==> flow/design.v <==
module EntryBox(Ai, Bi, Pi, Gi);
  input Ai, Bi;
  output Pi, Gi;
  wire Pi, Gi;
  xor(Pi, Ai, Bi);
  and(Gi, Ai, Bi);
endmodule
module GenerateBox(Pi, Gi, Gki, G);
  input Pi, Gi, Gki;
  output G;
  wire G;
  wire w1, w2;
  and(w1, Pi, Gki);
  or(G, w1, Gi);
endmodule
module PropagateBox(Pi, Gi, Pki, Gki, P, G);
  input Pi, Gi, Pki, Gki;
  output P, G;
  wire P, G;
  and(P, Pi, Pki);  
  GenerateBox gbox(.Pi(Pi), .Gi(Gi), .Gki(Gki), .G(G));
endmodule
module SumBlock(Pi, Gki, Si);
  input Pi, Gki;
  output Si;
  wire Si;
  xor(Si, Pi, Gki);
endmodule
`timescale 1ns / 1ns
module KoggeStoneAdder8bit(A, B, Ci, S, Co);
  input Ci;
  input [7:0] A, B;
  output [7:0] S;
  output Co;
  wire [7:0] S;
  wire Co;
  wire P00, P01, P02, P03, P04, P05, P06, P07;
  wire G00, G01, G02, G03, G04, G05, G06, G07;
  wire P11, P12, P13, P14, P15, P16, P17;
  wire G10, G11, G12, G13, G14, G15, G16, G17;
  wire P23, P24, P25, P26, P27;
  wire G21, G22, G23, G24, G25, G26, G27;
  wire P37;
  wire G33, G34, G35, G36;
  EntryBox E0(.Ai(A[0]), .Bi(B[0]), .Pi(P00), .Gi(G00));
  EntryBox E1(.Ai(A[1]), .Bi(B[1]), .Pi(P01), .Gi(G01));
  EntryBox E2(.Ai(A[2]), .Bi(B[2]), .Pi(P02), .Gi(G02));
  EntryBox E3(.Ai(A[3]), .Bi(B[3]), .Pi(P03), .Gi(G03));
  EntryBox E4(.Ai(A[4]), .Bi(B[4]), .Pi(P04), .Gi(G04));
  EntryBox E5(.Ai(A[5]), .Bi(B[5]), .Pi(P05), .Gi(G05));
  EntryBox E6(.Ai(A[6]), .Bi(B[6]), .Pi(P06), .Gi(G06));
  EntryBox E7(.Ai(A[7]), .Bi(B[7]), .Pi(P07), .Gi(G07));
  GenerateBox  GB10 (.Pi(P00), .Gi(G00), .Gki(Ci),  .G(G10));
  PropagateBox PB11 (.Pi(P01), .Gi(G01), .Pki(P00), .Gki(G00), .P(P11), .G(G11));
  PropagateBox PB12 (.Pi(P02), .Gi(G02), .Pki(P01), .Gki(G01), .P(P12), .G(G12));
  PropagateBox PB13 (.Pi(P03), .Gi(G03), .Pki(P02), .Gki(G02), .P(P13), .G(G13));
  PropagateBox PB14 (.Pi(P04), .Gi(G04), .Pki(P03), .Gki(G03), .P(P14), .G(G14));
  PropagateBox PB15 (.Pi(P05), .Gi(G05), .Pki(P04), .Gki(G04), .P(P15), .G(G15));
  PropagateBox PB16 (.Pi(P06), .Gi(G06), .Pki(P05), .Gki(G05), .P(P16), .G(G16));
  PropagateBox PB17 (.Pi(P07), .Gi(G07), .Pki(P06), .Gki(G06), .P(P17), .G(G17));
  GenerateBox  GB21 (.Pi(P11), .Gi(G11), .Gki(Ci),  .G(G21));
  GenerateBox  GB22 (.Pi(P12), .Gi(G12), .Gki(G10), .G(G22));
  PropagateBox PB23 (.Pi(P13), .Gi(G13), .Pki(P11), .Gki(G11), .P(P23), .G(G23));
  PropagateBox PB24 (.Pi(P14), .Gi(G14), .Pki(P12), .Gki(G12), .P(P24), .G(G24));
  PropagateBox PB25 (.Pi(P15), .Gi(G15), .Pki(P13), .Gki(G13), .P(P25), .G(G25));
  PropagateBox PB26 (.Pi(P16), .Gi(G16), .Pki(P14), .Gki(G14), .P(P26), .G(G26));
  PropagateBox PB27 (.Pi(P17), .Gi(G17), .Pki(P15), .Gki(G15), .P(P27), .G(G27));
  GenerateBox  GB33 (.Pi(P23), .Gi(G23), .Gki(Ci),  .G(G33));
  GenerateBox  GB34 (.Pi(P24), .Gi(G24), .Gki(G10), .G(G34));
  GenerateBox  GB35 (.Pi(P25), .Gi(G25), .Gki(G21), .G(G35));
  GenerateBox  GB36 (.Pi(P26), .Gi(G26), .Gki(G22), .G(G36));
  PropagateBox PB37 (.Pi(P27), .Gi(G27), .Pki(P23), .Gki(G23), .P(P37), .G(G37));
  GenerateBox  GB47 (.Pi(P37), .Gi(G37), .Gki(Ci), .G(Co)); 
  SumBlock S0(.Pi(P00), .Gki(Ci),  .Si(S[0]));
  SumBlock S1(.Pi(P01), .Gki(G10), .Si(S[1]));
  SumBlock S2(.Pi(P02), .Gki(G21), .Si(S[2]));
  SumBlock S3(.Pi(P03), .Gki(G22), .Si(S[3]));
  SumBlock S4(.Pi(P04), .Gki(G33), .Si(S[4]));
  SumBlock S5(.Pi(P05), .Gki(G34), .Si(S[5]));
  SumBlock S6(.Pi(P06), .Gki(G35), .Si(S[6]));
  SumBlock S7(.Pi(P07), .Gki(G36), .Si(S[7]));
endmodule
`timescale 1ns / 1ns
module KSA_24bit(Ci, A, B, S, Co);
	input Ci;						 
	input [23:0] A, B;			 
	output wire [23:0] S;		 
	output wire Co;				 
	wire W1, W2;
	KoggeStoneAdder8bit KSA0(.A(A[7:0]),   .B(B[7:0]),   .Ci(Ci), .S(S[7:0]),   .Co(W1));
	KoggeStoneAdder8bit KSA1(.A(A[15:8]),  .B(B[15:8]),  .Ci(W1), .S(S[15:8]),  .Co(W2));
	KoggeStoneAdder8bit KSA2(.A(A[23:16]), .B(B[23:16]), .Ci(W2), .S(S[23:16]), .Co(Co));
endmodule
`timescale 1ns / 1ns
module KSA_48bit(Ci, A, B, S, Co);
	input Ci;						 
	input [47:0] A, B;			 
	output wire [47:0] S;		 
	output wire Co;				 
	wire W1, W2, W3, W4, W5;
	KoggeStoneAdder8bit KSA0(.A(A[7:0]),   .B(B[7:0]),   .Ci(Ci), .S(S[7:0]),   .Co(W1));
	KoggeStoneAdder8bit KSA1(.A(A[15:8]),  .B(B[15:8]),  .Ci(W1), .S(S[15:8]),  .Co(W2));
	KoggeStoneAdder8bit KSA2(.A(A[23:16]), .B(B[23:16]), .Ci(W2), .S(S[23:16]), .Co(W3));
	KoggeStoneAdder8bit KSA3(.A(A[31:24]), .B(B[31:24]), .Ci(W3), .S(S[31:24]), .Co(W4));
	KoggeStoneAdder8bit KSA4(.A(A[39:32]), .B(B[39:32]), .Ci(W4), .S(S[39:32]), .Co(W5));
	KoggeStoneAdder8bit KSA5(.A(A[47:40]), .B(B[47:40]), .Ci(W5), .S(S[47:40]), .Co(Co));
endmodule
module Mux(sel,in0,in1,out);
input wire sel;
input wire [23:0] in0,in1;
output wire [23:0] out;
assign out=(sel)? in1:in0;
endmodule
`timescale 1ns / 1ps
module FSA_24bit_u(Multiplicand, Multiplier, Result);
	input wire [23:0] Multiplicand;
	input wire [23:0] Multiplier;
	output wire [47:0] Result;
	wire [47:0] W0,	 W1,  W2,  W3,  W4,  W5,  W6,  W7,  W8,  W9,  W10, W11;
	wire [47:0] W12, W13, W14, W15, W16, W17, W18, W19, W20, W21;
	wire [23:0] WAND0,	WAND1,	WAND2,	WAND3,	WAND4,	WAND5,	WAND6,	WAND7; 
	wire [23:0] WAND8,	WAND9,	WAND10, WAND11, WAND12, WAND13, WAND14, WAND15; 
	wire [23:0] WAND16, WAND17, WAND18, WAND19, WAND20, WAND21, WAND22, WAND23;
	and(WAND0[0], Multiplicand[0], Multiplier[0]);
	and(WAND0[1], Multiplicand[1], Multiplier[0]);
	and(WAND0[2], Multiplicand[2], Multiplier[0]);
	and(WAND0[3], Multiplicand[3], Multiplier[0]);
	and(WAND0[4], Multiplicand[4], Multiplier[0]);
	and(WAND0[5], Multiplicand[5], Multiplier[0]);
	and(WAND0[6], Multiplicand[6], Multiplier[0]);
	and(WAND0[7], Multiplicand[7], Multiplier[0]);
	and(WAND0[8], Multiplicand[8], Multiplier[0]);
	and(WAND0[9], Multiplicand[9], Multiplier[0]);
	and(WAND0[10], Multiplicand[10], Multiplier[0]);
	and(WAND0[11], Multiplicand[11], Multiplier[0]);
	and(WAND0[12], Multiplicand[12], Multiplier[0]);
	and(WAND0[13], Multiplicand[13], Multiplier[0]);
	and(WAND0[14], Multiplicand[14], Multiplier[0]);
	and(WAND0[15], Multiplicand[15], Multiplier[0]);
	and(WAND0[16], Multiplicand[16], Multiplier[0]);
	and(WAND0[17], Multiplicand[17], Multiplier[0]);
	and(WAND0[18], Multiplicand[18], Multiplier[0]);
	and(WAND0[19], Multiplicand[19], Multiplier[0]);
	and(WAND0[20], Multiplicand[20], Multiplier[0]);
	and(WAND0[21], Multiplicand[21], Multiplier[0]);
	and(WAND0[22], Multiplicand[22], Multiplier[0]);
	and(WAND0[23], Multiplicand[23], Multiplier[0]);
	and(WAND1[0], Multiplicand[0], Multiplier[1]);
	and(WAND1[1], Multiplicand[1], Multiplier[1]);
	and(WAND1[2], Multiplicand[2], Multiplier[1]);
	and(WAND1[3], Multiplicand[3], Multiplier[1]);
	and(WAND1[4], Multiplicand[4], Multiplier[1]);
	and(WAND1[5], Multiplicand[5], Multiplier[1]);
	and(WAND1[6], Multiplicand[6], Multiplier[1]);
	and(WAND1[7], Multiplicand[7], Multiplier[1]);
	and(WAND1[8], Multiplicand[8], Multiplier[1]);
	and(WAND1[9], Multiplicand[9], Multiplier[1]);
	and(WAND1[10], Multiplicand[10], Multiplier[1]);
	and(WAND1[11], Multiplicand[11], Multiplier[1]);
	and(WAND1[12], Multiplicand[12], Multiplier[1]);
	and(WAND1[13], Multiplicand[13], Multiplier[1]);
	and(WAND1[14], Multiplicand[14], Multiplier[1]);
	and(WAND1[15], Multiplicand[15], Multiplier[1]);
	and(WAND1[16], Multiplicand[16], Multiplier[1]);
	and(WAND1[17], Multiplicand[17], Multiplier[1]);
	and(WAND1[18], Multiplicand[18], Multiplier[1]);
	and(WAND1[19], Multiplicand[19], Multiplier[1]);
	and(WAND1[20], Multiplicand[20], Multiplier[1]);
	and(WAND1[21], Multiplicand[21], Multiplier[1]);
	and(WAND1[22], Multiplicand[22], Multiplier[1]);
	and(WAND1[23], Multiplicand[23], Multiplier[1]);
	and(WAND2[0], Multiplicand[0], Multiplier[2]);
	and(WAND2[1], Multiplicand[1], Multiplier[2]);
	and(WAND2[2], Multiplicand[2], Multiplier[2]);
	and(WAND2[3], Multiplicand[3], Multiplier[2]);
	and(WAND2[4], Multiplicand[4], Multiplier[2]);
	and(WAND2[5], Multiplicand[5], Multiplier[2]);
	and(WAND2[6], Multiplicand[6], Multiplier[2]);
	and(WAND2[7], Multiplicand[7], Multiplier[2]);
	and(WAND2[8], Multiplicand[8], Multiplier[2]);
	and(WAND2[9], Multiplicand[9], Multiplier[2]);
	and(WAND2[10], Multiplicand[10], Multiplier[2]);
	and(WAND2[11], Multiplicand[11], Multiplier[2]);
	and(WAND2[12], Multiplicand[12], Multiplier[2]);
	and(WAND2[13], Multiplicand[13], Multiplier[2]);
	and(WAND2[14], Multiplicand[14], Multiplier[2]);
	and(WAND2[15], Multiplicand[15], Multiplier[2]);
	and(WAND2[16], Multiplicand[16], Multiplier[2]);
	and(WAND2[17], Multiplicand[17], Multiplier[2]);
	and(WAND2[18], Multiplicand[18], Multiplier[2]);
	and(WAND2[19], Multiplicand[19], Multiplier[2]);
	and(WAND2[20], Multiplicand[20], Multiplier[2]);
	and(WAND2[21], Multiplicand[21], Multiplier[2]);
	and(WAND2[22], Multiplicand[22], Multiplier[2]);
	and(WAND2[23], Multiplicand[23], Multiplier[2]);
	and(WAND3[0], Multiplicand[0], Multiplier[3]);
	and(WAND3[1], Multiplicand[1], Multiplier[3]);
	and(WAND3[2], Multiplicand[2], Multiplier[3]);
	and(WAND3[3], Multiplicand[3], Multiplier[3]);
	and(WAND3[4], Multiplicand[4], Multiplier[3]);
	and(WAND3[5], Multiplicand[5], Multiplier[3]);
	and(WAND3[6], Multiplicand[6], Multiplier[3]);
	and(WAND3[7], Multiplicand[7], Multiplier[3]);
	and(WAND3[8], Multiplicand[8], Multiplier[3]);
	and(WAND3[9], Multiplicand[9], Multiplier[3]);
	and(WAND3[10], Multiplicand[10], Multiplier[3]);
	and(WAND3[11], Multiplicand[11], Multiplier[3]);
	and(WAND3[12], Multiplicand[12], Multiplier[3]);
	and(WAND3[13], Multiplicand[13], Multiplier[3]);
	and(WAND3[14], Multiplicand[14], Multiplier[3]);
	and(WAND3[15], Multiplicand[15], Multiplier[3]);
	and(WAND3[16], Multiplicand[16], Multiplier[3]);
	and(WAND3[17], Multiplicand[17], Multiplier[3]);
	and(WAND3[18], Multiplicand[18], Multiplier[3]);
	and(WAND3[19], Multiplicand[19], Multiplier[3]);
	and(WAND3[20], Multiplicand[20], Multiplier[3]);
	and(WAND3[21], Multiplicand[21], Multiplier[3]);
	and(WAND3[22], Multiplicand[22], Multiplier[3]);
	and(WAND3[23], Multiplicand[23], Multiplier[3]);
	and(WAND4[0], Multiplicand[0], Multiplier[4]);
	and(WAND4[1], Multiplicand[1], Multiplier[4]);
	and(WAND4[2], Multiplicand[2], Multiplier[4]);
	and(WAND4[3], Multiplicand[3], Multiplier[4]);
	and(WAND4[4], Multiplicand[4], Multiplier[4]);
	and(WAND4[5], Multiplicand[5], Multiplier[4]);
	and(WAND4[6], Multiplicand[6], Multiplier[4]);
	and(WAND4[7], Multiplicand[7], Multiplier[4]);
	and(WAND4[8], Multiplicand[8], Multiplier[4]);
	and(WAND4[9], Multiplicand[9], Multiplier[4]);
	and(WAND4[10], Multiplicand[10], Multiplier[4]);
	and(WAND4[11], Multiplicand[11], Multiplier[4]);
	and(WAND4[12], Multiplicand[12], Multiplier[4]);
	and(WAND4[13], Multiplicand[13], Multiplier[4]);
	and(WAND4[14], Multiplicand[14], Multiplier[4]);
	and(WAND4[15], Multiplicand[15], Multiplier[4]);
	and(WAND4[16], Multiplicand[16], Multiplier[4]);
	and(WAND4[17], Multiplicand[17], Multiplier[4]);
	and(WAND4[18], Multiplicand[18], Multiplier[4]);
	and(WAND4[19], Multiplicand[19], Multiplier[4]);
	and(WAND4[20], Multiplicand[20], Multiplier[4]);
	and(WAND4[21], Multiplicand[21], Multiplier[4]);
	and(WAND4[22], Multiplicand[22], Multiplier[4]);
	and(WAND4[23], Multiplicand[23], Multiplier[4]);
	and(WAND5[0], Multiplicand[0], Multiplier[5]);
	and(WAND5[1], Multiplicand[1], Multiplier[5]);
	and(WAND5[2], Multiplicand[2], Multiplier[5]);
	and(WAND5[3], Multiplicand[3], Multiplier[5]);
	and(WAND5[4], Multiplicand[4], Multiplier[5]);
	and(WAND5[5], Multiplicand[5], Multiplier[5]);
	and(WAND5[6], Multiplicand[6], Multiplier[5]);
	and(WAND5[7], Multiplicand[7], Multiplier[5]);
	and(WAND5[8], Multiplicand[8], Multiplier[5]);
	and(WAND5[9], Multiplicand[9], Multiplier[5]);
	and(WAND5[10], Multiplicand[10], Multiplier[5]);
	and(WAND5[11], Multiplicand[11], Multiplier[5]);
	and(WAND5[12], Multiplicand[12], Multiplier[5]);
	and(WAND5[13], Multiplicand[13], Multiplier[5]);
	and(WAND5[14], Multiplicand[14], Multiplier[5]);
	and(WAND5[15], Multiplicand[15], Multiplier[5]);
	and(WAND5[16], Multiplicand[16], Multiplier[5]);
	and(WAND5[17], Multiplicand[17], Multiplier[5]);
	and(WAND5[18], Multiplicand[18], Multiplier[5]);
	and(WAND5[19], Multiplicand[19], Multiplier[5]);
	and(WAND5[20], Multiplicand[20], Multiplier[5]);
	and(WAND5[21], Multiplicand[21], Multiplier[5]);
	and(WAND5[22], Multiplicand[22], Multiplier[5]);
	and(WAND5[23], Multiplicand[23], Multiplier[5]);
	and(WAND6[0], Multiplicand[0], Multiplier[6]);
	and(WAND6[1], Multiplicand[1], Multiplier[6]);
	and(WAND6[2], Multiplicand[2], Multiplier[6]);
	and(WAND6[3], Multiplicand[3], Multiplier[6]);
	and(WAND6[4], Multiplicand[4], Multiplier[6]);
	and(WAND6[5], Multiplicand[5], Multiplier[6]);
	and(WAND6[6], Multiplicand[6], Multiplier[6]);
	and(WAND6[7], Multiplicand[7], Multiplier[6]);
	and(WAND6[8], Multiplicand[8], Multiplier[6]);
	and(WAND6[9], Multiplicand[9], Multiplier[6]);
	and(WAND6[10], Multiplicand[10], Multiplier[6]);
	and(WAND6[11], Multiplicand[11], Multiplier[6]);
	and(WAND6[12], Multiplicand[12], Multiplier[6]);
	and(WAND6[13], Multiplicand[13], Multiplier[6]);
	and(WAND6[14], Multiplicand[14], Multiplier[6]);
	and(WAND6[15], Multiplicand[15], Multiplier[6]);
	and(WAND6[16], Multiplicand[16], Multiplier[6]);
	and(WAND6[17], Multiplicand[17], Multiplier[6]);
	and(WAND6[18], Multiplicand[18], Multiplier[6]);
	and(WAND6[19], Multiplicand[19], Multiplier[6]);
	and(WAND6[20], Multiplicand[20], Multiplier[6]);
	and(WAND6[21], Multiplicand[21], Multiplier[6]);
	and(WAND6[22], Multiplicand[22], Multiplier[6]);
	and(WAND6[23], Multiplicand[23], Multiplier[6]);
	and(WAND7[0], Multiplicand[0], Multiplier[7]);
	and(WAND7[1], Multiplicand[1], Multiplier[7]);
	and(WAND7[2], Multiplicand[2], Multiplier[7]);
	and(WAND7[3], Multiplicand[3], Multiplier[7]);
	and(WAND7[4], Multiplicand[4], Multiplier[7]);
	and(WAND7[5], Multiplicand[5], Multiplier[7]);
	and(WAND7[6], Multiplicand[6], Multiplier[7]);
	and(WAND7[7], Multiplicand[7], Multiplier[7]);
	and(WAND7[8], Multiplicand[8], Multiplier[7]);
	and(WAND7[9], Multiplicand[9], Multiplier[7]);
	and(WAND7[10], Multiplicand[10], Multiplier[7]);
	and(WAND7[11], Multiplicand[11], Multiplier[7]);
	and(WAND7[12], Multiplicand[12], Multiplier[7]);
	and(WAND7[13], Multiplicand[13], Multiplier[7]);
	and(WAND7[14], Multiplicand[14], Multiplier[7]);
	and(WAND7[15], Multiplicand[15], Multiplier[7]);
	and(WAND7[16], Multiplicand[16], Multiplier[7]);
	and(WAND7[17], Multiplicand[17], Multiplier[7]);
	and(WAND7[18], Multiplicand[18], Multiplier[7]);
	and(WAND7[19], Multiplicand[19], Multiplier[7]);
	and(WAND7[20], Multiplicand[20], Multiplier[7]);
	and(WAND7[21], Multiplicand[21], Multiplier[7]);
	and(WAND7[22], Multiplicand[22], Multiplier[7]);
	and(WAND7[23], Multiplicand[23], Multiplier[7]);
	and(WAND8[0], Multiplicand[0], Multiplier[8]);
	and(WAND8[1], Multiplicand[1], Multiplier[8]);
	and(WAND8[2], Multiplicand[2], Multiplier[8]);
	and(WAND8[3], Multiplicand[3], Multiplier[8]);
	and(WAND8[4], Multiplicand[4], Multiplier[8]);
	and(WAND8[5], Multiplicand[5], Multiplier[8]);
	and(WAND8[6], Multiplicand[6], Multiplier[8]);
	and(WAND8[7], Multiplicand[7], Multiplier[8]);
	and(WAND8[8], Multiplicand[8], Multiplier[8]);
	and(WAND8[9], Multiplicand[9], Multiplier[8]);
	and(WAND8[10], Multiplicand[10], Multiplier[8]);
	and(WAND8[11], Multiplicand[11], Multiplier[8]);
	and(WAND8[12], Multiplicand[12], Multiplier[8]);
	and(WAND8[13], Multiplicand[13], Multiplier[8]);
	and(WAND8[14], Multiplicand[14], Multiplier[8]);
	and(WAND8[15], Multiplicand[15], Multiplier[8]);
	and(WAND8[16], Multiplicand[16], Multiplier[8]);
	and(WAND8[17], Multiplicand[17], Multiplier[8]);
	and(WAND8[18], Multiplicand[18], Multiplier[8]);
	and(WAND8[19], Multiplicand[19], Multiplier[8]);
	and(WAND8[20], Multiplicand[20], Multiplier[8]);
	and(WAND8[21], Multiplicand[21], Multiplier[8]);
	and(WAND8[22], Multiplicand[22], Multiplier[8]);
	and(WAND8[23], Multiplicand[23], Multiplier[8]);
	and(WAND9[0], Multiplicand[0], Multiplier[9]);
	and(WAND9[1], Multiplicand[1], Multiplier[9]);
	and(WAND9[2], Multiplicand[2], Multiplier[9]);
	and(WAND9[3], Multiplicand[3], Multiplier[9]);
	and(WAND9[4], Multiplicand[4], Multiplier[9]);
	and(WAND9[5], Multiplicand[5], Multiplier[9]);
	and(WAND9[6], Multiplicand[6], Multiplier[9]);
	and(WAND9[7], Multiplicand[7], Multiplier[9]);
	and(WAND9[8], Multiplicand[8], Multiplier[9]);
	and(WAND9[9], Multiplicand[9], Multiplier[9]);
	and(WAND9[10], Multiplicand[10], Multiplier[9]);
	and(WAND9[11], Multiplicand[11], Multiplier[9]);
	and(WAND9[12], Multiplicand[12], Multiplier[9]);
	and(WAND9[13], Multiplicand[13], Multiplier[9]);
	and(WAND9[14], Multiplicand[14], Multiplier[9]);
	and(WAND9[15], Multiplicand[15], Multiplier[9]);
	and(WAND9[16], Multiplicand[16], Multiplier[9]);
	and(WAND9[17], Multiplicand[17], Multiplier[9]);
	and(WAND9[18], Multiplicand[18], Multiplier[9]);
	and(WAND9[19], Multiplicand[19], Multiplier[9]);
	and(WAND9[20], Multiplicand[20], Multiplier[9]);
	and(WAND9[21], Multiplicand[21], Multiplier[9]);
	and(WAND9[22], Multiplicand[22], Multiplier[9]);
	and(WAND9[23], Multiplicand[23], Multiplier[9]);
	and(WAND10[0], Multiplicand[0], Multiplier[10]);
	and(WAND10[1], Multiplicand[1], Multiplier[10]);
	and(WAND10[2], Multiplicand[2], Multiplier[10]);
	and(WAND10[3], Multiplicand[3], Multiplier[10]);
	and(WAND10[4], Multiplicand[4], Multiplier[10]);
	and(WAND10[5], Multiplicand[5], Multiplier[10]);
	and(WAND10[6], Multiplicand[6], Multiplier[10]);
	and(WAND10[7], Multiplicand[7], Multiplier[10]);
	and(WAND10[8], Multiplicand[8], Multiplier[10]);
	and(WAND10[9], Multiplicand[9], Multiplier[10]);
	and(WAND10[10], Multiplicand[10], Multiplier[10]);
	and(WAND10[11], Multiplicand[11], Multiplier[10]);
	and(WAND10[12], Multiplicand[12], Multiplier[10]);
	and(WAND10[13], Multiplicand[13], Multiplier[10]);
	and(WAND10[14], Multiplicand[14], Multiplier[10]);
	and(WAND10[15], Multiplicand[15], Multiplier[10]);
	and(WAND10[16], Multiplicand[16], Multiplier[10]);
	and(WAND10[17], Multiplicand[17], Multiplier[10]);
	and(WAND10[18], Multiplicand[18], Multiplier[10]);
	and(WAND10[19], Multiplicand[19], Multiplier[10]);
	and(WAND10[20], Multiplicand[20], Multiplier[10]);
	and(WAND10[21], Multiplicand[21], Multiplier[10]);
	and(WAND10[22], Multiplicand[22], Multiplier[10]);
	and(WAND10[23], Multiplicand[23], Multiplier[10]);
	and(WAND11[0], Multiplicand[0], Multiplier[11]);
	and(WAND11[1], Multiplicand[1], Multiplier[11]);
	and(WAND11[2], Multiplicand[2], Multiplier[11]);
	and(WAND11[3], Multiplicand[3], Multiplier[11]);
	and(WAND11[4], Multiplicand[4], Multiplier[11]);
	and(WAND11[5], Multiplicand[5], Multiplier[11]);
	and(WAND11[6], Multiplicand[6], Multiplier[11]);
	and(WAND11[7], Multiplicand[7], Multiplier[11]);
	and(WAND11[8], Multiplicand[8], Multiplier[11]);
	and(WAND11[9], Multiplicand[9], Multiplier[11]);
	and(WAND11[10], Multiplicand[10], Multiplier[11]);
	and(WAND11[11], Multiplicand[11], Multiplier[11]);
	and(WAND11[12], Multiplicand[12], Multiplier[11]);
	and(WAND11[13], Multiplicand[13], Multiplier[11]);
	and(WAND11[14], Multiplicand[14], Multiplier[11]);
	and(WAND11[15], Multiplicand[15], Multiplier[11]);
	and(WAND11[16], Multiplicand[16], Multiplier[11]);
	and(WAND11[17], Multiplicand[17], Multiplier[11]);
	and(WAND11[18], Multiplicand[18], Multiplier[11]);
	and(WAND11[19], Multiplicand[19], Multiplier[11]);
	and(WAND11[20], Multiplicand[20], Multiplier[11]);
	and(WAND11[21], Multiplicand[21], Multiplier[11]);
	and(WAND11[22], Multiplicand[22], Multiplier[11]);
	and(WAND11[23], Multiplicand[23], Multiplier[11]);
	and(WAND12[0], Multiplicand[0], Multiplier[12]);
	and(WAND12[1], Multiplicand[1], Multiplier[12]);
	and(WAND12[2], Multiplicand[2], Multiplier[12]);
	and(WAND12[3], Multiplicand[3], Multiplier[12]);
	and(WAND12[4], Multiplicand[4], Multiplier[12]);
	and(WAND12[5], Multiplicand[5], Multiplier[12]);
	and(WAND12[6], Multiplicand[6], Multiplier[12]);
	and(WAND12[7], Multiplicand[7], Multiplier[12]);
	and(WAND12[8], Multiplicand[8], Multiplier[12]);
	and(WAND12[9], Multiplicand[9], Multiplier[12]);
	and(WAND12[10], Multiplicand[10], Multiplier[12]);
	and(WAND12[11], Multiplicand[11], Multiplier[12]);
	and(WAND12[12], Multiplicand[12], Multiplier[12]);
	and(WAND12[13], Multiplicand[13], Multiplier[12]);
	and(WAND12[14], Multiplicand[14], Multiplier[12]);
	and(WAND12[15], Multiplicand[15], Multiplier[12]);
	and(WAND12[16], Multiplicand[16], Multiplier[12]);
	and(WAND12[17], Multiplicand[17], Multiplier[12]);
	and(WAND12[18], Multiplicand[18], Multiplier[12]);
	and(WAND12[19], Multiplicand[19], Multiplier[12]);
	and(WAND12[20], Multiplicand[20], Multiplier[12]);
	and(WAND12[21], Multiplicand[21], Multiplier[12]);
	and(WAND12[22], Multiplicand[22], Multiplier[12]);
	and(WAND12[23], Multiplicand[23], Multiplier[12]);
	and(WAND13[0], Multiplicand[0], Multiplier[13]);
	and(WAND13[1], Multiplicand[1], Multiplier[13]);
	and(WAND13[2], Multiplicand[2], Multiplier[13]);
	and(WAND13[3], Multiplicand[3], Multiplier[13]);
	and(WAND13[4], Multiplicand[4], Multiplier[13]);
	and(WAND13[5], Multiplicand[5], Multiplier[13]);
	and(WAND13[6], Multiplicand[6], Multiplier[13]);
	and(WAND13[7], Multiplicand[7], Multiplier[13]);
	and(WAND13[8], Multiplicand[8], Multiplier[13]);
	and(WAND13[9], Multiplicand[9], Multiplier[13]);
	and(WAND13[10], Multiplicand[10], Multiplier[13]);
	and(WAND13[11], Multiplicand[11], Multiplier[13]);
	and(WAND13[12], Multiplicand[12], Multiplier[13]);
	and(WAND13[13], Multiplicand[13], Multiplier[13]);
	and(WAND13[14], Multiplicand[14], Multiplier[13]);
	and(WAND13[15], Multiplicand[15], Multiplier[13]);
	and(WAND13[16], Multiplicand[16], Multiplier[13]);
	and(WAND13[17], Multiplicand[17], Multiplier[13]);
	and(WAND13[18], Multiplicand[18], Multiplier[13]);
	and(WAND13[19], Multiplicand[19], Multiplier[13]);
	and(WAND13[20], Multiplicand[20], Multiplier[13]);
	and(WAND13[21], Multiplicand[21], Multiplier[13]);
	and(WAND13[22], Multiplicand[22], Multiplier[13]);
	and(WAND13[23], Multiplicand[23], Multiplier[13]);
	and(WAND14[0], Multiplicand[0], Multiplier[14]);
	and(WAND14[1], Multiplicand[1], Multiplier[14]);
	and(WAND14[2], Multiplicand[2], Multiplier[14]);
	and(WAND14[3], Multiplicand[3], Multiplier[14]);
	and(WAND14[4], Multiplicand[4], Multiplier[14]);
	and(WAND14[5], Multiplicand[5], Multiplier[14]);
	and(WAND14[6], Multiplicand[6], Multiplier[14]);
	and(WAND14[7], Multiplicand[7], Multiplier[14]);
	and(WAND14[8], Multiplicand[8], Multiplier[14]);
	and(WAND14[9], Multiplicand[9], Multiplier[14]);
	and(WAND14[10], Multiplicand[10], Multiplier[14]);
	and(WAND14[11], Multiplicand[11], Multiplier[14]);
	and(WAND14[12], Multiplicand[12], Multiplier[14]);
	and(WAND14[13], Multiplicand[13], Multiplier[14]);
	and(WAND14[14], Multiplicand[14], Multiplier[14]);
	and(WAND14[15], Multiplicand[15], Multiplier[14]);
	and(WAND14[16], Multiplicand[16], Multiplier[14]);
	and(WAND14[17], Multiplicand[17], Multiplier[14]);
	and(WAND14[18], Multiplicand[18], Multiplier[14]);
	and(WAND14[19], Multiplicand[19], Multiplier[14]);
	and(WAND14[20], Multiplicand[20], Multiplier[14]);
	and(WAND14[21], Multiplicand[21], Multiplier[14]);
	and(WAND14[22], Multiplicand[22], Multiplier[14]);
	and(WAND14[23], Multiplicand[23], Multiplier[14]);
	and(WAND15[0], Multiplicand[0], Multiplier[15]);
	and(WAND15[1], Multiplicand[1], Multiplier[15]);
	and(WAND15[2], Multiplicand[2], Multiplier[15]);
	and(WAND15[3], Multiplicand[3], Multiplier[15]);
	and(WAND15[4], Multiplicand[4], Multiplier[15]);
	and(WAND15[5], Multiplicand[5], Multiplier[15]);
	and(WAND15[6], Multiplicand[6], Multiplier[15]);
	and(WAND15[7], Multiplicand[7], Multiplier[15]);
	and(WAND15[8], Multiplicand[8], Multiplier[15]);
	and(WAND15[9], Multiplicand[9], Multiplier[15]);
	and(WAND15[10], Multiplicand[10], Multiplier[15]);
	and(WAND15[11], Multiplicand[11], Multiplier[15]);
	and(WAND15[12], Multiplicand[12], Multiplier[15]);
	and(WAND15[13], Multiplicand[13], Multiplier[15]);
	and(WAND15[14], Multiplicand[14], Multiplier[15]);
	and(WAND15[15], Multiplicand[15], Multiplier[15]);
	and(WAND15[16], Multiplicand[16], Multiplier[15]);
	and(WAND15[17], Multiplicand[17], Multiplier[15]);
	and(WAND15[18], Multiplicand[18], Multiplier[15]);
	and(WAND15[19], Multiplicand[19], Multiplier[15]);
	and(WAND15[20], Multiplicand[20], Multiplier[15]);
	and(WAND15[21], Multiplicand[21], Multiplier[15]);
	and(WAND15[22], Multiplicand[22], Multiplier[15]);
	and(WAND15[23], Multiplicand[23], Multiplier[15]);
	and(WAND16[0], Multiplicand[0], Multiplier[16]);
	and(WAND16[1], Multiplicand[1], Multiplier[16]);
	and(WAND16[2], Multiplicand[2], Multiplier[16]);
	and(WAND16[3], Multiplicand[3], Multiplier[16]);
	and(WAND16[4], Multiplicand[4], Multiplier[16]);
	and(WAND16[5], Multiplicand[5], Multiplier[16]);
	and(WAND16[6], Multiplicand[6], Multiplier[16]);
	and(WAND16[7], Multiplicand[7], Multiplier[16]);
	and(WAND16[8], Multiplicand[8], Multiplier[16]);
	and(WAND16[9], Multiplicand[9], Multiplier[16]);
	and(WAND16[10], Multiplicand[10], Multiplier[16]);
	and(WAND16[11], Multiplicand[11], Multiplier[16]);
	and(WAND16[12], Multiplicand[12], Multiplier[16]);
	and(WAND16[13], Multiplicand[13], Multiplier[16]);
	and(WAND16[14], Multiplicand[14], Multiplier[16]);
	and(WAND16[15], Multiplicand[15], Multiplier[16]);
	and(WAND16[16], Multiplicand[16], Multiplier[16]);
	and(WAND16[17], Multiplicand[17], Multiplier[16]);
	and(WAND16[18], Multiplicand[18], Multiplier[16]);
	and(WAND16[19], Multiplicand[19], Multiplier[16]);
	and(WAND16[20], Multiplicand[20], Multiplier[16]);
	and(WAND16[21], Multiplicand[21], Multiplier[16]);
	and(WAND16[22], Multiplicand[22], Multiplier[16]);
	and(WAND16[23], Multiplicand[23], Multiplier[16]);
	and(WAND17[0], Multiplicand[0], Multiplier[17]);
	and(WAND17[1], Multiplicand[1], Multiplier[17]);
	and(WAND17[2], Multiplicand[2], Multiplier[17]);
	and(WAND17[3], Multiplicand[3], Multiplier[17]);
	and(WAND17[4], Multiplicand[4], Multiplier[17]);
	and(WAND17[5], Multiplicand[5], Multiplier[17]);
	and(WAND17[6], Multiplicand[6], Multiplier[17]);
	and(WAND17[7], Multiplicand[7], Multiplier[17]);
	and(WAND17[8], Multiplicand[8], Multiplier[17]);
	and(WAND17[9], Multiplicand[9], Multiplier[17]);
	and(WAND17[10], Multiplicand[10], Multiplier[17]);
	and(WAND17[11], Multiplicand[11], Multiplier[17]);
	and(WAND17[12], Multiplicand[12], Multiplier[17]);
	and(WAND17[13], Multiplicand[13], Multiplier[17]);
	and(WAND17[14], Multiplicand[14], Multiplier[17]);
	and(WAND17[15], Multiplicand[15], Multiplier[17]);
	and(WAND17[16], Multiplicand[16], Multiplier[17]);
	and(WAND17[17], Multiplicand[17], Multiplier[17]);
	and(WAND17[18], Multiplicand[18], Multiplier[17]);
	and(WAND17[19], Multiplicand[19], Multiplier[17]);
	and(WAND17[20], Multiplicand[20], Multiplier[17]);
	and(WAND17[21], Multiplicand[21], Multiplier[17]);
	and(WAND17[22], Multiplicand[22], Multiplier[17]);
	and(WAND17[23], Multiplicand[23], Multiplier[17]);
	and(WAND18[0], Multiplicand[0], Multiplier[18]);
	and(WAND18[1], Multiplicand[1], Multiplier[18]);
	and(WAND18[2], Multiplicand[2], Multiplier[18]);
	and(WAND18[3], Multiplicand[3], Multiplier[18]);
	and(WAND18[4], Multiplicand[4], Multiplier[18]);
	and(WAND18[5], Multiplicand[5], Multiplier[18]);
	and(WAND18[6], Multiplicand[6], Multiplier[18]);
	and(WAND18[7], Multiplicand[7], Multiplier[18]);
	and(WAND18[8], Multiplicand[8], Multiplier[18]);
	and(WAND18[9], Multiplicand[9], Multiplier[18]);
	and(WAND18[10], Multiplicand[10], Multiplier[18]);
	and(WAND18[11], Multiplicand[11], Multiplier[18]);
	and(WAND18[12], Multiplicand[12], Multiplier[18]);
	and(WAND18[13], Multiplicand[13], Multiplier[18]);
	and(WAND18[14], Multiplicand[14], Multiplier[18]);
	and(WAND18[15], Multiplicand[15], Multiplier[18]);
	and(WAND18[16], Multiplicand[16], Multiplier[18]);
	and(WAND18[17], Multiplicand[17], Multiplier[18]);
	and(WAND18[18], Multiplicand[18], Multiplier[18]);
	and(WAND18[19], Multiplicand[19], Multiplier[18]);
	and(WAND18[20], Multiplicand[20], Multiplier[18]);
	and(WAND18[21], Multiplicand[21], Multiplier[18]);
	and(WAND18[22], Multiplicand[22], Multiplier[18]);
	and(WAND18[23], Multiplicand[23], Multiplier[18]);
	and(WAND19[0], Multiplicand[0], Multiplier[19]);
	and(WAND19[1], Multiplicand[1], Multiplier[19]);
	and(WAND19[2], Multiplicand[2], Multiplier[19]);
	and(WAND19[3], Multiplicand[3], Multiplier[19]);
	and(WAND19[4], Multiplicand[4], Multiplier[19]);
	and(WAND19[5], Multiplicand[5], Multiplier[19]);
	and(WAND19[6], Multiplicand[6], Multiplier[19]);
	and(WAND19[7], Multiplicand[7], Multiplier[19]);
	and(WAND19[8], Multiplicand[8], Multiplier[19]);
	and(WAND19[9], Multiplicand[9], Multiplier[19]);
	and(WAND19[10], Multiplicand[10], Multiplier[19]);
	and(WAND19[11], Multiplicand[11], Multiplier[19]);
	and(WAND19[12], Multiplicand[12], Multiplier[19]);
	and(WAND19[13], Multiplicand[13], Multiplier[19]);
	and(WAND19[14], Multiplicand[14], Multiplier[19]);
	and(WAND19[15], Multiplicand[15], Multiplier[19]);
	and(WAND19[16], Multiplicand[16], Multiplier[19]);
	and(WAND19[17], Multiplicand[17], Multiplier[19]);
	and(WAND19[18], Multiplicand[18], Multiplier[19]);
	and(WAND19[19], Multiplicand[19], Multiplier[19]);
	and(WAND19[20], Multiplicand[20], Multiplier[19]);
	and(WAND19[21], Multiplicand[21], Multiplier[19]);
	and(WAND19[22], Multiplicand[22], Multiplier[19]);
	and(WAND19[23], Multiplicand[23], Multiplier[19]);
	and(WAND20[0], Multiplicand[0], Multiplier[20]);
	and(WAND20[1], Multiplicand[1], Multiplier[20]);
	and(WAND20[2], Multiplicand[2], Multiplier[20]);
	and(WAND20[3], Multiplicand[3], Multiplier[20]);
	and(WAND20[4], Multiplicand[4], Multiplier[20]);
	and(WAND20[5], Multiplicand[5], Multiplier[20]);
	and(WAND20[6], Multiplicand[6], Multiplier[20]);
	and(WAND20[7], Multiplicand[7], Multiplier[20]);
	and(WAND20[8], Multiplicand[8], Multiplier[20]);
	and(WAND20[9], Multiplicand[9], Multiplier[20]);
	and(WAND20[10], Multiplicand[10], Multiplier[20]);
	and(WAND20[11], Multiplicand[11], Multiplier[20]);
	and(WAND20[12], Multiplicand[12], Multiplier[20]);
	and(WAND20[13], Multiplicand[13], Multiplier[20]);
	and(WAND20[14], Multiplicand[14], Multiplier[20]);
	and(WAND20[15], Multiplicand[15], Multiplier[20]);
	and(WAND20[16], Multiplicand[16], Multiplier[20]);
	and(WAND20[17], Multiplicand[17], Multiplier[20]);
	and(WAND20[18], Multiplicand[18], Multiplier[20]);
	and(WAND20[19], Multiplicand[19], Multiplier[20]);
	and(WAND20[20], Multiplicand[20], Multiplier[20]);
	and(WAND20[21], Multiplicand[21], Multiplier[20]);
	and(WAND20[22], Multiplicand[22], Multiplier[20]);
	and(WAND20[23], Multiplicand[23], Multiplier[20]);
	and(WAND21[0], Multiplicand[0], Multiplier[21]);
	and(WAND21[1], Multiplicand[1], Multiplier[21]);
	and(WAND21[2], Multiplicand[2], Multiplier[21]);
	and(WAND21[3], Multiplicand[3], Multiplier[21]);
	and(WAND21[4], Multiplicand[4], Multiplier[21]);
	and(WAND21[5], Multiplicand[5], Multiplier[21]);
	and(WAND21[6], Multiplicand[6], Multiplier[21]);
	and(WAND21[7], Multiplicand[7], Multiplier[21]);
	and(WAND21[8], Multiplicand[8], Multiplier[21]);
	and(WAND21[9], Multiplicand[9], Multiplier[21]);
	and(WAND21[10], Multiplicand[10], Multiplier[21]);
	and(WAND21[11], Multiplicand[11], Multiplier[21]);
	and(WAND21[12], Multiplicand[12], Multiplier[21]);
	and(WAND21[13], Multiplicand[13], Multiplier[21]);
	and(WAND21[14], Multiplicand[14], Multiplier[21]);
	and(WAND21[15], Multiplicand[15], Multiplier[21]);
	and(WAND21[16], Multiplicand[16], Multiplier[21]);
	and(WAND21[17], Multiplicand[17], Multiplier[21]);
	and(WAND21[18], Multiplicand[18], Multiplier[21]);
	and(WAND21[19], Multiplicand[19], Multiplier[21]);
	and(WAND21[20], Multiplicand[20], Multiplier[21]);
	and(WAND21[21], Multiplicand[21], Multiplier[21]);
	and(WAND21[22], Multiplicand[22], Multiplier[21]);
	and(WAND21[23], Multiplicand[23], Multiplier[21]);
	and(WAND22[0], Multiplicand[0], Multiplier[22]);
	and(WAND22[1], Multiplicand[1], Multiplier[22]);
	and(WAND22[2], Multiplicand[2], Multiplier[22]);
	and(WAND22[3], Multiplicand[3], Multiplier[22]);
	and(WAND22[4], Multiplicand[4], Multiplier[22]);
	and(WAND22[5], Multiplicand[5], Multiplier[22]);
	and(WAND22[6], Multiplicand[6], Multiplier[22]);
	and(WAND22[7], Multiplicand[7], Multiplier[22]);
	and(WAND22[8], Multiplicand[8], Multiplier[22]);
	and(WAND22[9], Multiplicand[9], Multiplier[22]);
	and(WAND22[10], Multiplicand[10], Multiplier[22]);
	and(WAND22[11], Multiplicand[11], Multiplier[22]);
	and(WAND22[12], Multiplicand[12], Multiplier[22]);
	and(WAND22[13], Multiplicand[13], Multiplier[22]);
	and(WAND22[14], Multiplicand[14], Multiplier[22]);
	and(WAND22[15], Multiplicand[15], Multiplier[22]);
	and(WAND22[16], Multiplicand[16], Multiplier[22]);
	and(WAND22[17], Multiplicand[17], Multiplier[22]);
	and(WAND22[18], Multiplicand[18], Multiplier[22]);
	and(WAND22[19], Multiplicand[19], Multiplier[22]);
	and(WAND22[20], Multiplicand[20], Multiplier[22]);
	and(WAND22[21], Multiplicand[21], Multiplier[22]);
	and(WAND22[22], Multiplicand[22], Multiplier[22]);
	and(WAND22[23], Multiplicand[23], Multiplier[22]);
	and(WAND23[0], Multiplicand[0], Multiplier[23]);
	and(WAND23[1], Multiplicand[1], Multiplier[23]);
	and(WAND23[2], Multiplicand[2], Multiplier[23]);
	and(WAND23[3], Multiplicand[3], Multiplier[23]);
	and(WAND23[4], Multiplicand[4], Multiplier[23]);
	and(WAND23[5], Multiplicand[5], Multiplier[23]);
	and(WAND23[6], Multiplicand[6], Multiplier[23]);
	and(WAND23[7], Multiplicand[7], Multiplier[23]);
	and(WAND23[8], Multiplicand[8], Multiplier[23]);
	and(WAND23[9], Multiplicand[9], Multiplier[23]);
	and(WAND23[10], Multiplicand[10], Multiplier[23]);
	and(WAND23[11], Multiplicand[11], Multiplier[23]);
	and(WAND23[12], Multiplicand[12], Multiplier[23]);
	and(WAND23[13], Multiplicand[13], Multiplier[23]);
	and(WAND23[14], Multiplicand[14], Multiplier[23]);
	and(WAND23[15], Multiplicand[15], Multiplier[23]);
	and(WAND23[16], Multiplicand[16], Multiplier[23]);
	and(WAND23[17], Multiplicand[17], Multiplier[23]);
	and(WAND23[18], Multiplicand[18], Multiplier[23]);
	and(WAND23[19], Multiplicand[19], Multiplier[23]);
	and(WAND23[20], Multiplicand[20], Multiplier[23]);
	and(WAND23[21], Multiplicand[21], Multiplier[23]);
	and(WAND23[22], Multiplicand[22], Multiplier[23]);
	and(WAND23[23], Multiplicand[23], Multiplier[23]);
	KSA_48bit KSA0  (.Ci(1'b0), .A({24'b0, WAND0}),         .B({23'b0, WAND1, 1'b0}),   .S(W0),  .Co());
	KSA_48bit KSA1  (.Ci(1'b0), .A({22'b0, WAND2, 2'b0}),   .B({21'b0, WAND3, 3'b0}),   .S(W1),  .Co());
	KSA_48bit KSA2  (.Ci(1'b0), .A({20'b0, WAND4, 4'b0}),   .B({19'b0, WAND5, 5'b0}),   .S(W2),  .Co());
	KSA_48bit KSA3  (.Ci(1'b0), .A({18'b0, WAND6, 6'b0}),   .B({17'b0, WAND7, 7'b0}),   .S(W3),  .Co());
	KSA_48bit KSA4  (.Ci(1'b0), .A({16'b0, WAND8, 8'b0}),   .B({15'b0, WAND9, 9'b0}),   .S(W4),  .Co());
	KSA_48bit KSA5  (.Ci(1'b0), .A({14'b0, WAND10, 10'b0}), .B({13'b0, WAND11, 11'b0}), .S(W5),  .Co());
	KSA_48bit KSA6  (.Ci(1'b0), .A({12'b0, WAND12, 12'b0}), .B({11'b0, WAND13, 13'b0}), .S(W6),  .Co());
	KSA_48bit KSA7  (.Ci(1'b0), .A({10'b0, WAND14, 14'b0}), .B({9'b0, WAND15, 15'b0}),  .S(W7),  .Co());
	KSA_48bit KSA8  (.Ci(1'b0), .A({8'b0, WAND16, 16'b0}),  .B({7'b0, WAND17, 17'b0}),  .S(W8),  .Co());
	KSA_48bit KSA9  (.Ci(1'b0), .A({6'b0, WAND18, 18'b0}),  .B({5'b0, WAND19, 19'b0}),  .S(W9),  .Co());
	KSA_48bit KSA10 (.Ci(1'b0), .A({4'b0, WAND20, 20'b0}),  .B({3'b0, WAND21, 21'b0}),  .S(W10), .Co());
	KSA_48bit KSA11 (.Ci(1'b0), .A({2'b0, WAND22, 22'b0}),  .B({1'b0, WAND23, 23'b0}),  .S(W11), .Co());
	KSA_48bit KSA12 (.Ci(1'b0), .A(W0),    .B(W1),    .S(W12),   .Co());
	KSA_48bit KSA13 (.Ci(1'b0), .A(W2),    .B(W3),    .S(W13),   .Co());
	KSA_48bit KSA14 (.Ci(1'b0), .A(W4),    .B(W5),    .S(W14),   .Co());
	KSA_48bit KSA15 (.Ci(1'b0), .A(W6),    .B(W7),    .S(W15),   .Co());
	KSA_48bit KSA16 (.Ci(1'b0), .A(W8),    .B(W9),    .S(W16),   .Co());
	KSA_48bit KSA17 (.Ci(1'b0), .A(W10),   .B(W11),   .S(W17),   .Co());
	KSA_48bit KSA18 (.Ci(1'b0), .A(W12),   .B(W13),   .S(W18),   .Co());
	KSA_48bit KSA19 (.Ci(1'b0), .A(W14),   .B(W15),   .S(W19),   .Co());
	KSA_48bit KSA20 (.Ci(1'b0), .A(W16),   .B(W17),   .S(W20),   .Co());
	KSA_48bit KSA21 (.Ci(1'b0), .A(W18),   .B(W19),   .S(W21),   .Co());
	KSA_48bit KSA22 (.Ci(1'b0), .A(W20),   .B(W21),   .S(Result),   .Co());
endmodule
`timescale 1ns / 1ps
module FloatMultiplier_rounding(Multiplicand, Multiplier, Result);
	input wire [31:0] Multiplicand;
	input wire [31:0] Multiplier;
	output wire [31:0] Result;
	wire [47:0] Wmult;
	wire [23:0] Wmux, Wround;
	wire [7:0] WE1;
	FSA_24bit_u Mult( .Multiplicand({1'b1,Multiplicand[22:0]}), .Multiplier({1'b1,Multiplier[22:0]}), .Result(Wmult));
	Mux m2to1( .sel(Wmult[47]), .in0(Wmult[45:22]), .in1(Wmult[46:23]), .out(Wmux));
	KSA_24bit addr( .Ci(Wmux[0]), .A({1'b0,Wmux[23:1]}), .B(24'b0), .S(Wround), .Co());
	assign Result[22:0] = Wround[22:0];
	KoggeStoneAdder8bit Add1( .A(Multiplicand[30:23]), .B(8'b10000001), .Ci(Wmult[47]), .S(WE1), .Co());
	KoggeStoneAdder8bit Add2( .A(WE1), .B(Multiplier[30:23]), .Ci(Wround[23]), .S(Result[30:23]), .Co());
	xor x1(Result[31],Multiplicand[31],Multiplier[31]);
endmodule
module Circle_Area_Calculator(clk, rst, radius, area);
  input wire clk, rst;
  input wire [31:0] radius;
  output reg [31:0] area;
  wire [31:0] Square_radius, Result;
  parameter Pi = 32'b01000000010010010000111111010000;
  FloatMultiplier_rounding FM0(.Multiplicand(radius), .Multiplier(radius), .Result(Square_radius));
  FloatMultiplier_rounding FM1(.Multiplicand(Square_radius), .Multiplier(Pi), .Result(Result));
  always @(posedge clk) begin
	if(rst) begin
		area[31:0] <= 1'b0;
	end else begin
		area[31:0] <= Result[31:0];
	end
  end
endmodule
-- Step by step through the tools: Circle_Area_Calculator
The steps from the RTL of Circle_Area_Calculator to its reports follow in flow order.
Lines are those of the file above, counted from 1.
Library cell names are shortened.
The mark - stands for no value.
- design top: Circle_Area_Calculator
- clock input: clk
- standard-cell library: sky130hd
- timing corner: tt_025C_1v80

-- After elaboration
Source: Yosys, flattened and elaborated, memories not mapped. Widths are those after wreduce; folded enables and synchronous resets count as part of the registers. Registers that Yosys merges into a memory's read port (data or address) are not register bits. Print and check cells do not count. Equal cells are merged and count once.
- memory bits (read-only): 0
- noted word-level cells: 7077
- noted memory cells: 0
- bits in latches at 0
- clocked read ports x word width: 0
- bits in writable memories at 0
- noted flip-flop bits (word level): 31
- output and inout port bits: 32
- noted magnitude comparators: 0
- noted reductions and logical operators: 0
- equal/unequal tests: 0
- add/subtract/negate cells: 0
- noted bitwise gates (word level): 7074
- noted divide/modulo/power cells: 0
- noted multipliers: 0
- noted muxes and demuxes: 2
- shifts and indexed selects: 0
- operator list (kind ; count):
    1-bit bitwise AND ; 3896
    1-bit OR ; 1718
    1-bit XOR ; 1447
    24-bit 2-to-1 mux ; 2
    1-bit NOT ; 13

-- Logic depth
Longest topological path by Yosys (ltp), each cell counted once; first at word level (registers and memories cut), then after technology mapping (sequential cells cut; the memories' decode and read muxes count).
- word-level depth: 131
- ABC_AREA at 0
- noted gate-level depth with buffers: 141
- noted gate-level depth less buffers: 135

-- After synthesis
Source: synth_stat.txt of the flow (Yosys; design flattened, memories mapped). It holds for the ABC_AREA given above (unset counts as 0); a run with the other value may have another netlist.
Totals and module areas in this step are rounded.
- noted flip-flops: 31
- standard cells after synthesis: 4297
- mapped area at 0.03225 sq mm
- cells by type (cell ; count ; area in all (sq um)):
    ha_1 ; 630 ; 7882.56
    xnor2_1 ; 416 ; 3.64E+03
    fa_1 ; 104 ; 2.08E+03
    a21oi_1 ; 406 ; 2.03E+03
    xor2_1 ; 181 ; 1585.27
    a21o_1 ; 185 ; 1.39E+03
    inv_1 ; 339 ; 1272.47
    and2_1 ; 198 ; 1.24E+03
    nor2_1 ; 310 ; 1.16E+03
    o21ai_0 ; 224 ; 1.12E+03
    o21a_1 ; 117 ; 878.342
    o21bai_1 ; 110 ; 825.792
    nor2b_1 ; 124 ; 775.744
    nand2_1 ; 179 ; 671.894
    dfxtp_1 ; 31 ; 620.595
    nand2b_1 ; 98 ; 613.088
    nor3_1 ; 93 ; 465.446
    clkbuf_1 ; 79 ; 296.534
Not listed: further types 88, cells in them 473.
The figures by module come from a second, unflattened synthesis with its own total; it is not the netlist above.
- cell total of the unflattened synthesis: 15775
- noted area (unflattened synthesis): 0.1276 sq mm
Rows give one instance, submodules left out.
- by module (module ; cells ; area (sq mm) ; times used):
    GenerateBox ; 1 ; 0.0000075 ; 6006
    EntryBox ; 1 ; 0.0000125 ; 2288
    PropagateBox ; 1 ; 0.0000063 ; 3718
    SumBlock ; 1 ; 0.0000088 ; 2288
    FSA_24bit_u ; 673 ; 0.004442 ; 2
    Circle_Area_Calculator ; 69 ; 0.0008708 ; 1
    Mux ; 27 ; 0.0003966 ; 2
    FloatMultiplier_rounding ; 3 ; 0.0000163 ; 2
    KSA_24bit ; 0 ; 0 ; 2
    KSA_48bit ; 0 ; 0 ; 46
    KoggeStoneAdder8bit ; 0 ; 0 ; 286

-- Timing after synthesis
Path of least setup slack by OpenSTA after synthesis, without wires, with an ideal clock, recovery checks aside; 20% of the period is set as input and as output delay. Where synthesis merged equal registers, the netlist keeps one of their names.
- kind: input to register
- from: input port radius[2]
- to: register area[30]
- path delay at 23.580 ns
- noted arrival time: 29.452 ns
- stages on the path at 134
- input delay at 6.000 ns
- launch time at the first pin: 6.000 ns
- noted period: 30.0 ns
- noted path buffers: 8
- noted path slack: 0.421 ns
- synthesis period reached at 29.579 ns
"path delay" is the arrival time less input delay plus setup time.
"stages on the path" counts driving pins, that of a launching flip-flop among them; a cell with two outputs on the path counts twice.
"synthesis period reached" is the clock period less the worst setup slack; recovery checks do not enter. This is arithmetic on one report: input and output delays are still those of the set period (20% each).
Between the ends stands the longest chain of elaborated cells between them, by number of cells; it is not shown to be the way that was timed. Of several equally long chains one is given.
A line is the first line of the expression or statement that the cell stems from. Yosys adds cells for indexed reads and writes and turns some case tables into memories.
- path through: clkbuf_1 -> clkbuf_1 -> and2_1 -> ha_1 -> a31o_2 -> a21oi_1 -> maj3_1 -> o21a_1 -> o21bai_1 -> a21oi_1 -> fa_1 -> inv_1 -> ha_1 -> o21a_1 -> o21a_1 -> o21a_1 -> o21ai_0 -> a21boi_0 -> [98 not listed] -> nand3_1 -> o21ai_0 -> o211ai_4 -> nand2_1 -> clkbuf_1 -> clkbuf_1 -> a21oi_1 -> ha_1 -> nor2b_1 -> nand2_1 -> a211oi_2 -> and3_1 -> ha_1 -> nand2_1 -> or3_1 -> nor4_1 -> xnor2_1 -> nor2_1
- cells in the longest elaborated chain at 131
- noted elaborated cells on any way between the ends: 5023
- ends and longest elaborated chain, after synthesis (item ; line ; text):
    start, declared ; 742 ; input wire [31:0] radius;
    1-bit bitwise AND ; 150 ; and(WAND1[2], Multiplicand[2], Multiplier[1]);
    1-bit XOR ; 5 ; xor(Pi, Ai, Bi);
    1-bit bitwise AND ; 20 ; and(P, Pi, Pki);
    1-bit bitwise AND ; 13 ; and(w1, Pi, Gki);
    1-bit OR ; 14 ; or(G, w1, Gi);
    1-bit bitwise AND ; 13 ;
    1-bit OR ; 14 ;
    [105 not listed] ; - ;
    1-bit OR (2 in a row) ; 14 ;
    1-bit bitwise AND (3 in a row) ; 13 ;
    1-bit XOR ; 27 ; xor(Si, Pi, Gki);
    24-bit 2-to-1 mux ; 112 ; assign out=(sel)? in1:in0;
    1-bit bitwise AND (3 in a row) ; 20 ;
    1-bit bitwise AND (8 in a row) ; 13 ;
    1-bit XOR ; 27 ;
    end, assigned ; 750 ; area[31:0] <= 1'b0;
    end, assigned ; 752 ; area[31:0] <= Result[31:0];
    end, declared ; 743 ; output reg [31:0] area;

-- Path in the finished layout
Path of least setup slack in the final report of entry B (OpenROAD, finished layout, wires in). Where an end is a register, its clock arrival counts in the times.
- kind: input to register
- from: input port radius[0]
- to: register area[30]
- noted path slack: -5.84 ns
- stages on the path at 135
- noted path buffers: 6
- noted period: 19.1 ns
- input delay at 3.82 ns
- noted arrival time: 25.10 ns
- launch time at the first pin: 3.82 ns
Between the ends stands the longest chain of elaborated cells between them, by number of cells; it is not shown to be the way that was timed. Of several equally long chains one is given.
- path through: buf_6 -> and2_4 -> ha_4 -> a31o_4 -> a21oi_2 -> maj3_2 -> o21a_1 -> o21bai_1 -> a21oi_2 -> fa_1 -> inv_1 -> ha_1 -> o21a_1 -> o21a_1 -> o21a_1 -> o21ai_2 -> a21boi_2 -> o21ai_1 -> [99 not listed] -> ha_4 -> nand3_4 -> o21ai_4 -> o211ai_4 -> nand2_4 -> nand2b_4 -> and3_4 -> ha_4 -> nor2b_4 -> nand2_2 -> a211oi_4 -> and3_4 -> ha_4 -> nand2_4 -> or3_4 -> nor4_4 -> xnor2_1 -> nor2_1
- cells in the longest elaborated chain at 131
- noted elaborated cells on any way between the ends: 4848
- ends and longest elaborated chain, post-layout (item ; line ; text):
    start, declared ; 742 ; input wire [31:0] radius;
    1-bit bitwise AND ; 127 ; and(WAND0[3], Multiplicand[3], Multiplier[0]);
    1-bit XOR ; 5 ; xor(Pi, Ai, Bi);
    1-bit bitwise AND ; 20 ; and(P, Pi, Pki);
    1-bit bitwise AND ; 13 ; and(w1, Pi, Gki);
    1-bit OR ; 14 ; or(G, w1, Gi);
    1-bit bitwise AND ; 13 ;
    1-bit OR ; 14 ;
    [105 not listed] ; - ;
    1-bit OR (2 in a row) ; 14 ;
    1-bit bitwise AND (3 in a row) ; 13 ;
    1-bit XOR ; 27 ; xor(Si, Pi, Gki);
    24-bit 2-to-1 mux ; 112 ; assign out=(sel)? in1:in0;
    1-bit bitwise AND (3 in a row) ; 20 ;
    1-bit bitwise AND (8 in a row) ; 13 ;
    1-bit XOR ; 27 ;
    end, assigned ; 750 ; area[31:0] <= 1'b0;
    end, assigned ; 752 ; area[31:0] <= Result[31:0];
    end, declared ; 743 ; output reg [31:0] area;

Ticket comment

Measured data: module Circle_Area_Calculator, platform sky130hd, 5 stored runs of the flow under differing settings, order arbitrary. Input and output delays are each 20% of the period that was set; the output load is 0.01 pF.
"clock period achieved" means the clock period less the worst setup slack. The figure is calculated, with input and output delays left at 20% of the set period.
"critical path time" is the time allowed to the run's worst setup path (the clock period less input and output delay, where it has them) less its slack. Clock arrival times count: a late capture clock shortens it, a late launch clock lengthens it.
The measured numbers are rounded.

Entry A
Settings were ABC_AREA = 0; CELL_PAD_IN_SITES_DETAIL_PLACEMENT = 2; CORE_ASPECT_RATIO = 0.99; CORE_MARGIN = 3; CTS_CLUSTER_DIAMETER = 357; CTS_CLUSTER_SIZE = 89; GPL_ROUTABILITY_DRIVEN = 0; MAX_ROUTING_LAYER = met4; MIN_ROUTING_LAYER = met2; PLACE_DENSITY_LB_ADDON = 0.24; SLEW_MARGIN = 35; TNS_END_PERCENT = 85; period_ns = 30.0; CAP_MARGIN = 20; CORE_UTILIZATION = 40
- incomplete, routing halted on GRT-0116

Entry B
Settings were ABC_AREA = 0; CAP_MARGIN = 30; CORE_MARGIN = 2; CORE_UTILIZATION = 27; CTS_CLUSTER_SIZE = 82; GPL_TIMING_DRIVEN = 1; HOLD_SLACK_MARGIN = 0.07; PLACE_DENSITY_LB_ADDON = 0.11; SETUP_SLACK_MARGIN = -0.45; period_ns = 19.1; SLEW_MARGIN = 20
- noted the Yosys chip area after synthesis: 0.03225 sq mm
- total die area at 0.1222 sq mm
- standard-cell area of the final layout: 0.04949 sq mm
- noted the lowest setup slack: -5.843 ns
- post-route worst hold slack: 4.366 ns
- noted the clock period achieved: 24.943 ns
- critical path time at 21.12 ns
- kind of the worst setup path: input to register

Entry C
Settings were ABC_AREA = 0; CELL_PAD_IN_SITES_DETAIL_PLACEMENT = 2; CORE_ASPECT_RATIO = 0.99; CORE_MARGIN = 3; CORE_UTILIZATION = 22; CTS_CLUSTER_DIAMETER = 357; CTS_CLUSTER_SIZE = 89; GPL_ROUTABILITY_DRIVEN = 0; MAX_ROUTING_LAYER = met4; MIN_ROUTING_LAYER = met2; PLACE_DENSITY_LB_ADDON = 0.24; SETUP_SLACK_MARGIN = 2.49; SLEW_MARGIN = 35; TNS_END_PERCENT = 85; period_ns = 30.0; CAP_MARGIN = 20
- noted the Yosys chip area after synthesis: 0.03225 sq mm
- total die area at 0.1512 sq mm
- standard-cell area of the final layout: 0.03977 sq mm
- noted the lowest setup slack: 0.334 ns
- post-route worst hold slack: 6.556 ns
- noted the clock period achieved: 29.666 ns
- critical path time at 23.67 ns
- kind of the worst setup path: input to register

Entry D
Settings were SETUP_SLACK_MARGIN = 2.34; period_ns = 29.0; CAP_MARGIN = 20; CORE_MARGIN = 2; CORE_UTILIZATION = 40; SLEW_MARGIN = 20
- noted the Yosys chip area after synthesis: 0.03225 sq mm
- total die area at 0.08292 sq mm
- standard-cell area of the final layout: 0.03842 sq mm
- noted the lowest setup slack: 1.294 ns
- post-route worst hold slack: 6.332 ns
- noted the clock period achieved: 27.706 ns
- critical path time at 21.91 ns
- kind of the worst setup path: input to register

Entry E
Settings were CELL_PAD_IN_SITES_DETAIL_PLACEMENT = 2; CORE_ASPECT_RATIO = 0.99; CORE_MARGIN = 3; CTS_CLUSTER_DIAMETER = 357; CTS_CLUSTER_SIZE = 20; PLACE_DENSITY_LB_ADDON = 0.24; SETUP_SLACK_MARGIN = 4.29; period_ns = 30.0; CAP_MARGIN = 20; CORE_UTILIZATION = 40; SLEW_MARGIN = 20
- incomplete, routing halted on GRT-0232
